==> flow/design.v <==
`timescale 1ns/1ps
`default_nettype none
module half_adder_1(a, b, sum, c_out);
input wire a, b;
output logic sum, c_out;
always_comb begin
  sum = a ^ b; 
  c_out = a & b;
end
endmodule
`timescale 1ns/1ps
`default_nettype none
module full_adder_1(a, b, c_in, sum, c_out);
input wire a, b, c_in;
output logic sum, c_out;
logic a_bar;
logic b_bar;
logic c_in_bar;
always_comb begin
  a_bar = ~a;
  b_bar = ~b;
  c_in_bar = ~c_in;
  sum = (a_bar & b_bar & c_in) | (a_bar & b & c_in_bar) | (a & b_bar & c_in_bar) | (a & b & c_in);
  c_out = (b & c_in) | (a & b) | (a & c_in);
end
endmodule
`timescale 1ns/1ps
`default_nettype none
module full_adder_2(a, b, sum, c_out);
input wire [1:0] a, b;
output logic [1:0] sum;
output logic c_out;
logic half_adder_1_0_c_out;
half_adder_1 HALF_ADDER_1_0 (.a(a[0]), .b(b[0]), .sum(sum[0]), .c_out(half_adder_1_0_c_out));
full_adder_1 FULL_ADDER_1_0 (.a(a[1]), .b(b[1]), .c_in(half_adder_1_0_c_out), .sum(sum[1]), .c_out(c_out));
endmodule
`timescale 1ns/1ps
`default_nettype none
module full_adder_3(a, b, c_in, sum, c_out);
input wire [2:0] a;
input wire b, c_in;
output logic [2:0] sum;
output logic c_out;
logic full_adder_1_0_c_out;
logic full_adder_1_1_c_out;
full_adder_1 FULL_ADDER_1_0 (.a(a[0]), .b(b), .c_in(c_in), .sum(sum[0]), .c_out(full_adder_1_0_c_out));
full_adder_1 FULL_ADDER_1_1 (.a(a[1]), .b(1'b0), .c_in(full_adder_1_0_c_out), .sum(sum[1]), .c_out(full_adder_1_1_c_out));
full_adder_1 FULL_ADDER_1_2 (.a(a[2]), .b(1'b0), .c_in(full_adder_1_1_c_out), .sum(sum[2]), .c_out(c_out));
endmodule
`timescale 1ns/1ps
`default_nettype none
module adder_8_1_bits(a, sum, c_out);
input wire [7:0] a;
output logic [2:0] sum;
output logic c_out;
logic full_adder_1_0_sum, full_adder_1_0_c_out, full_adder_1_1_sum, full_adder_1_1_c_out, full_adder_2_0_c_out;
logic [1:0] full_adder_2_0_sum;
full_adder_1 FULL_ADDER_1_0(.a(a[0]), .b(a[1]), .c_in(a[2]), .sum(full_adder_1_0_sum), .c_out(full_adder_1_0_c_out));
full_adder_1 FULL_ADDER_1_1(.a(a[3]), .b(a[4]), .c_in(a[5]), .sum(full_adder_1_1_sum), .c_out(full_adder_1_1_c_out));
full_adder_2 FULL_ADDER_2_0(.a({full_adder_1_0_c_out, full_adder_1_0_sum}), .b({full_adder_1_1_c_out, full_adder_1_1_sum}), .sum(full_adder_2_0_sum), .c_out(full_adder_2_0_c_out));
full_adder_3 FULL_ADDER_3_0(.a({full_adder_2_0_c_out, full_adder_2_0_sum}), .b(a[6]), .c_in(a[7]), .sum(sum), .c_out(c_out));
endmodule
`timescale 1ns/1ps
`default_nettype none
module comparator(live, neighbors, out);
input wire live;
input wire [2:0] neighbors;
output logic out;
always_comb begin
  out = (live & ~neighbors[2] & neighbors[1] & ~neighbors[0]) | (~neighbors[2] & neighbors[1] & neighbors[0]);
end
endmodule
`default_nettype none
`timescale 1ns/1ps
module conway_cell(clk, rst, ena, state_0, state_d, state_q, neighbors);
input wire clk;
input wire rst;
input wire ena;
input wire state_0;
output logic state_d;  
output logic state_q;
input wire [7:0] neighbors;
logic [2:0] sum;
logic c_out;
adder_8_1_bits ADDER_8_1(
    .a(neighbors),
    .sum(sum),
    .c_out(c_out)
    );
comparator COMPARATOR(
    .live(state_q),
    .neighbors(sum),
    .out(state_d)
    );
always_ff @(posedge clk ) begin
    if (rst == 1) begin
        state_q <= state_0;
    end
    else if (ena == 1) begin
        state_q <= state_d;
    end
end
endmodule
`timescale 1ns/1ps
module decoder_1_to_2(ena, in, out);
input wire ena;
input wire in;
output logic [1:0] out;
logic in_bar;
always_comb begin
  out[1] = in & ena;
  in_bar = ~ in;
  out[0] = in_bar & ena;
end
endmodule
`timescale 1ns/1ps
module decoder_2_to_4(ena, in, out);
input wire ena;
input wire [1:0] in;
output logic [3:0] out;
logic b_bar;
logic [1:0] decoder_0_out;
logic [1:0] decoder_1_out;
decoder_1_to_2 DECODER_0 (.ena(b_bar), .in(in[0]), .out(decoder_0_out[1:0]));
decoder_1_to_2 DECODER_1 (.ena(in[1]), .in(in[0]), .out(decoder_1_out[1:0]));
always_comb begin
    b_bar = ~ in[1];
    out[3] = decoder_1_out[1] & ena;
    out[2] = decoder_1_out[0] & ena;
    out[1] = decoder_0_out[1] & ena;
    out[0] = decoder_0_out[0] & ena;
end
endmodule
`timescale 1ns/1ps
module decoder_3_to_8(ena, in, out);
input wire ena;
input wire [2:0] in;
output logic [7:0] out;
logic c_bar;
logic [3:0] decoder_0_out;
logic [3:0] decoder_1_out;
decoder_2_to_4 DECODER_0 (.ena(c_bar), .in(in[1:0]), .out(decoder_0_out));
decoder_2_to_4 DECODER_1 (.ena(in[2]), .in(in[1:0]), .out(decoder_1_out));
always_comb begin
  c_bar = ~in[2];
  out[7] = decoder_1_out[3] & ena;
  out[6] = decoder_1_out[2] & ena;
  out[5] = decoder_1_out[1] & ena;
  out[4] = decoder_1_out[0] & ena;
  out[3] = decoder_0_out[3] & ena;
  out[2] = decoder_0_out[2] & ena;
  out[1] = decoder_0_out[1] & ena;
  out[0] = decoder_0_out[0] & ena;
end
endmodule
`default_nettype none
`timescale 1ns/1ps
module led_array_driver(ena, x, cells, rows, cols);
parameter N=8;  
parameter ROWS=N;
parameter COLS=N;
input wire ena;
input wire [$clog2(N):0] x;
input wire [N*N-1:0] cells;
output logic [N-1:0] rows;
output logic [N-1:0] cols;
initial begin
  if ((N <= 0) || (N > 8)) begin
    $error("N must be within 0 and 8.");
  end
  if (ROWS != COLS) begin
    $error("Non square led arrays are not supported. (%dx%d)", ROWS, COLS);
  end
  if (ROWS < N) begin
    $error("ROWS/COLS must be >= than the size of the Conway Grid.");
  end
end
wire [N-1:0] x_decoded;
decoder_3_to_8 COL_DECODER(ena, x[$clog2(N)-1:0], x_decoded);
always_comb begin
  cols = x_decoded;
  rows[0] = ~cells[x*ROWS];
  rows[1] = ~cells[x*ROWS + 1];
  rows[2] = ~cells[x*ROWS + 2];
  rows[3] = ~cells[x*ROWS + 3];
  rows[4] = ~cells[x*ROWS + 4];
  rows[5] = ~cells[x*ROWS + 5];
  rows[6] = ~cells[x*ROWS + 6];
  rows[7] = ~cells[x*ROWS + 7];
end
endmodule
`default_nettype none  
module main(clk, buttons, init_cells, leds, rgb, cols, rows);
parameter game_divider = 8;  
parameter display_divider = 2;  
parameter N = 8;  
parameter M = N + 2;  
initial if (N < 3) $error("N has to be >= 3 to make for interesting patterns.");
initial if (M !== (N+2)) $error("M must N+2=%d, not %d", N+2,M);  
input wire clk;
input wire [1:0] buttons;
logic rst; always_comb rst = buttons[0];  
input wire [N*N-1:0] init_cells;  
output logic [1:0] leds;
output logic [2:0] rgb;
output wire [N-1:0] cols;
output wire [N-1:0] rows;
logic [game_divider:0] game_counter;
logic [display_divider:0] display_counter;
logic rst_game; always_comb rst_game = buttons[0] | buttons[1];
logic step_game;
logic [$clog2(N):0] x;
wire [M*M-1:0] bordered_cells_q;  
wire [M*M-1:0] bordered_cells_d; 
logic [M*M-1:0] bordered_cells_0;  
logic [N*N-1:0] cells_q;  
logic [N*N-1:0] cells_0;  
always_comb begin : io_logic 
    leds[0] = buttons[0] ^ buttons[1];
    leds[1] = buttons[0] & buttons[1];
    rgb[0] = ~( buttons[0] & ~buttons[1]);
    rgb[1] = ~(~buttons[0] &  buttons[1]);
    rgb[2] = ~( buttons[0] &  buttons[1]);
end
led_array_driver #(.ROWS(N), .COLS(N), .N(N)) LED_DRIVER (
  .ena(1'b1),
  .cells(cells_q),
  .x(x),
  .rows(rows[N-1:0]),
  .cols(cols[N-1:0])
);
generate
  genvar r;
  for (r = 0; r < M; r = r + 1) begin : init_rows
    if ((r == 0) || (r == M-1)) begin : border_row
      always_comb bordered_cells_0[M*(r+1)-1:M*r] = 0;
    end else begin : inner_row
      always_comb bordered_cells_0[M*(r+1)-1:M*r] = {1'b0, init_cells[N*r-1:N*(r-1)], 1'b0};
    end
  end
endgenerate
function int cell_index(int i, int j);
  cell_index = M*j + i;
endfunction
generate
  genvar i;
  genvar j;
  for (i = 0; i < M; i = i + 1) begin : cells_x
    for (j = 0; j < M; j = j + 1) begin : cells_y
      if ( (i > 0) && (i < (M-1)) && (j > 0) && (j < (M-1)) ) begin
        conway_cell CELL(
          .clk(clk), .rst(rst_game), .ena(step_game),
          .neighbors({
            bordered_cells_q[cell_index(i-1, j-1)],
            bordered_cells_q[cell_index(i-1, j  )],
            bordered_cells_q[cell_index(i-1, j+1)],
            bordered_cells_q[cell_index(i  , j+1)],
            bordered_cells_q[cell_index(i+1, j+1)],
            bordered_cells_q[cell_index(i+1, j  )],
            bordered_cells_q[cell_index(i+1, j-1)],
            bordered_cells_q[cell_index(i  , j-1)]
          }),
          .state_0(bordered_cells_0[cell_index(i, j)]),
          .state_d(bordered_cells_d[cell_index(i, j)]),
          .state_q(bordered_cells_q[cell_index(i, j)])
        );
      end else begin  
        assign bordered_cells_q[cell_index(i,j)] = bordered_cells_0[cell_index(i,j)];
        assign bordered_cells_d[cell_index(i,j)] = 0;
      end
    end
  end
  for (i = 0; i < N; i = i + 1) begin
    always_comb begin
        cells_q[N*(i+1)-1:N*i] = bordered_cells_q[M*(i+2)-2:M*(i+1)+1];
        cells_0[N*(i+1)-1:N*i] = bordered_cells_0[M*(i+2)-2:M*(i+1)+1];
    end
  end
endgenerate
parameter faster_divider = 15;
always_ff @(posedge clk) begin : clocks_and_dividers  
  if (rst) begin
      game_counter <= 0;
      display_counter <= 0;
      x <= 0;
  end
  else begin
      if (game_counter[game_divider]) begin
        game_counter <= 0;
      end
      else begin 
        game_counter <= game_counter + 1;
      end
      if(display_counter[display_divider]) begin
        display_counter <= 0;
        if(x >= (N-1)) begin
          x <= 0;
        end
        else begin
          x <= x + 1;
        end
      end
      else begin
        display_counter <= display_counter + 1;
      end
  end
end  
always_comb step_game = game_counter[game_divider];  
endmodule
`default_nettype wire  
* From RTL to reports: main *
What the tools print for main, step after step.
Line numbers count from 1 in the design file above.
Cell names lack the library's common part.
A cell with -- has no value.

set-up
  top module = main
  clock port = clk
  library = sky130hd
  timing corner = tt_025C_1v80

* Word-level counts *
Counts by Yosys on the flattened word-level netlist (proc, flatten, opt, wreduce; memories kept). Register bits leave out memories and registers merged into their read ports (data or address). Print and check cells are left out. Cells with the same type and inputs are merged into one.

bit counts
  memory bits (read-only) = 0
  elaborated cells = 4306
  bits in registers = 80
  bits in latches = 0
  word width x clocked read ports = 0
  memories kept = 0
  memory bits (writable) = 0
  output and inout port bits = 21

cells by class
  divide/modulo/power cells = 0
  order comparisons = 1
  multipliers = 0
  multiplexer cells = 129
  reduce/logical cells = 3
  $add $sub $neg = 10
  shifts and indexed selects = 8
  bitwise logic cells = 4088
  equal/unequal tests = 0

operators by type and width
  operator                                                                count
  1-bit bitwise AND                                                       2301
  1-bit OR                                                                1112
  1-bit NOT                                                               619
  64-bit by 32-bit variable part select with 1-bit output                 7
  1-bit two-way mux                                                       128
  64-bit by 8-bit variable part select with 1-bit output                  1
  1-bit bitwise XOR                                                       56
  7-bit by 3-bit adder with 8-bit output (second input constant)          4
  7-bit by 2-bit adder with 8-bit output (second input constant)          2
  9-bit by 1-bit adder with 9-bit output (second input constant)          1
  7-bit by 1-bit adder with 8-bit output (second input constant)          1
  2-bit OR reduction                                                      2
  4-bit by 1-bit adder with 4-bit output (second input constant)          1
  4-bit by 3-bit >= comparator with 1-bit output (second input constant)  1
  4-bit two-way mux                                                       1
  3-bit by 1-bit adder with 3-bit output (second input constant)          1
  2-bit nonzero test                                                      1

* Depth *
Depth = most cells in a row (Yosys ltp): at word level without a register or memory, in the mapped netlist without a sequential cell, where the memories' decode and read muxes count.

depth
  depth after elaboration = 23
  ABC_AREA = 0
  mapped depth = 11

* Netlist *
Source: synth_stat.txt of the flow (Yosys; design flattened, memories mapped). It holds for the ABC_AREA given above (unset counts as 0); a run with the other value may have another netlist.

cells by type
  cell type  count  area in all (um^2)
  fa_1       196    3.92E+03
  edfxtp_1   64     1.92E+03
  ha_1       151    1.89E+03
  inv_1      369    1.39E+03
  a31o_2     42     367.853
  mux4_1     13     341.578
  xor2_1     37     324.061
  dfxtp_1    16     320.307
  nor2b_1    45     281.52
  a21oi_1    48     240.23
  nand2_1    28     105.101
  o211ai_1   12     90.086
  o22ai_1    14     87.584
  o21ai_0    14     70.067
  xnor2_1    8      70.067
  mux4_2     3      67.565
  a21o_1     8      60.058
  buf_2      12     60.058

Not listed: further types 22, cells in them 52.

mapped netlist
  mapped flip-flops = 80
  chip area (Yosys) = 11945.2 um^2
  cells in the netlist = 1132

By module: a second synthesis without flattening, with its own total; a netlist apart from the flattened one above.

second synthesis, totals
  cell total of the unflattened synthesis = 975
  area (unflattened synthesis) = 14496.4 um^2

Rows give one instance, submodules left out.

modules
  module            area (um^2)  instances  cells
  full_adder_1      20.0         384        1
  conway_cell       51.3         64         3
  comparator        16.3         64         2
  half_adder_1      12.5         64         1
  main              700.7        1          79
  led_array_driver  566.8        1          37
  full_adder_3      3.8          64         1
  decoder_1_to_2    16.3         4          2
  decoder_2_to_4    28.8         2          5
  decoder_3_to_8    53.8         1          9
  adder_8_1_bits    0.0          64         0
  full_adder_2      0.0          64         0

* Worst setup path after synthesis *
Source: OpenSTA report_checks on the synthesized netlist (no wires, ideal clock, input and output delay 20% of the period each), path of least setup slack; recovery checks are left aside. Register names are those of the netlist, which keeps one name where synthesis merged equal registers.

timing post-synthesis
  kind = input -> register
  from = input port buttons[0]
  to = register cells_x[1].cells_y[1].genblk1.CELL.state_q
  arrival = 3.612 ns
  clock period = 7.0 ns
  required time = 6.568 ns
  setup time = 0.432 ns
  stages on the path = 6
  path buffers = 3
  path slack = 2.956 ns
  path delay = 2.644 ns
  period reached after synthesis = 4.044 ns

"path delay" = arrival - input delay + setup time.
"stages on the path": output pins that drive a net of the path, with the launching flip-flop's if there is one; two outputs of one cell count as two.
"period reached after synthesis" = period - worst setup slack (recovery checks aside). The figure is calculated, with input and output delays left at 20% of the set period.
Between the ends stands the longest chain of elaborated cells between them, by number of cells; it is not shown to be the way that was timed. Of several equally long chains one is given.
A line is the first line of the expression or statement that the cell stems from. Yosys adds cells for indexed reads and writes and turns some case tables into memories.
The path ends at the enable pin of a flip-flop; only ways to that pin are counted.

between the ends, post-synthesis
  cell sequence = buf_2 > inv_1 > ha_1 > buf_2 > buf_2 > nand2b_1
  length of the longest elaborated chain = 2

RTL lines, path post-synthesis
  element             RTL line  source
  start, declared     201       input wire [1:0] buttons;
  1-bit OR            210       logic rst_game; always_comb rst_game = buttons[0] | buttons[1];
  2-bit nonzero test  --
  end, assigned       97        state_q <= state_0;
  end, assigned       100       state_q <= state_d;
  end, declared       81        output logic state_q;

* Worst path after layout *
From the final timing report of record 2: the path of least setup slack in the routed layout; clock arrival at registers is part of the times.

timing post-layout
  kind = input -> output
  from = input port buttons[0]
  to = output port leds[0]
  clock period = 7.0 ns
  path slack = 2.53 ns
  output delay = 1.40 ns
  arrival = 3.07 ns
  required time = 5.60 ns
  path buffers = 2
  stages on the path = 4

Between the ends stands the longest chain of elaborated cells between them, by number of cells; it is not shown to be the way that was timed. Of several equally long chains one is given.

between the ends, post-layout
  cell sequence = clkdlybuf4s50_1 > inv_1 > ha_4 > clkdlybuf4s50_1
  length of the longest elaborated chain = 1

RTL lines, path post-layout
  element            RTL line  source
  start, declared    201       input wire [1:0] buttons;
  1-bit bitwise XOR  219       leds[0] = buttons[0] ^ buttons[1];
  end, declared      204       output logic [1:0] leds;

Hand-over note for main

Stored flow runs of main (3 of them; Yosys, OpenROAD, sky130hd). They differ in their settings and are not a sequence. Constraints: input delay and output delay 20% of the set period each, output load 0.01 pF.
"achieved clock period (ns)" means the clock period less the worst setup slack. The figure is calculated, with input and output delays left at 20% of the set period.
"worst setup path time (ns)": the worst setup path's part of the clock period (all of it between registers, 20% less for each end at a port) less its slack. A launch clock that arrives late makes it longer, a capture clock that arrives late makes it shorter.

settings of record 1
{
  "ABC_AREA": 0,
  "CELL_PAD_IN_SITES_GLOBAL_PLACEMENT": 2,
  "CORE_UTILIZATION": 68,
  "CTS_CLUSTER_SIZE": 47,
  "GPL_TIMING_DRIVEN": 0,
  "MIN_ROUTING_LAYER": "met2",
  "PLACE_DENSITY": 0.59,
  "SETUP_SLACK_MARGIN": 0.0,
  "SLEW_MARGIN": 25,
  "period_ns": 3.62,
  "CAP_MARGIN": 20,
  "CORE_MARGIN": 2
}
report of record 1: did not finish, place, GPL-0301

settings of record 2
{
  "CORE_ASPECT_RATIO": 1.19,
  "CORE_MARGIN": 4,
  "period_ns": 7.0,
  "CAP_MARGIN": 20,
  "CORE_UTILIZATION": 40,
  "SLEW_MARGIN": 20
}
report of record 2
yosys chip area after synthesis (um^2): 11945.2
finish__design__die__area: 32702.2
finish__design__instance__area__stdcell: 13505.5
finish__design__instance__utilization: 0.4614
finish__timing__setup__ws: 2.534
finish__timing__setup__tns: 0.000
achieved clock period (ns): 4.466
worst setup path time (ns): 1.67
worst setup path kind: input -> output

settings of record 3
{
  "CORE_UTILIZATION": 35,
  "GPL_ROUTABILITY_DRIVEN": 0,
  "GPL_TIMING_DRIVEN": 0,
  "MAX_ROUTING_LAYER": "met5",
  "MIN_ROUTING_LAYER": "met1",
  "PLACE_DENSITY_LB_ADDON": 0.02,
  "period_ns": 3.16,
  "CAP_MARGIN": 20,
  "CORE_MARGIN": 2,
  "SLEW_MARGIN": 20
}
report of record 3
yosys chip area after synthesis (um^2): 11945.2
finish__design__die__area: 35622.8
finish__design__instance__area__stdcell: 14491.4
finish__design__instance__utilization: 0.4322
finish__timing__setup__ws: 0.152
finish__timing__setup__tns: 0.000
achieved clock period (ns): 3.008
worst setup path time (ns): 2.38
worst setup path kind: register -> output

End of note.
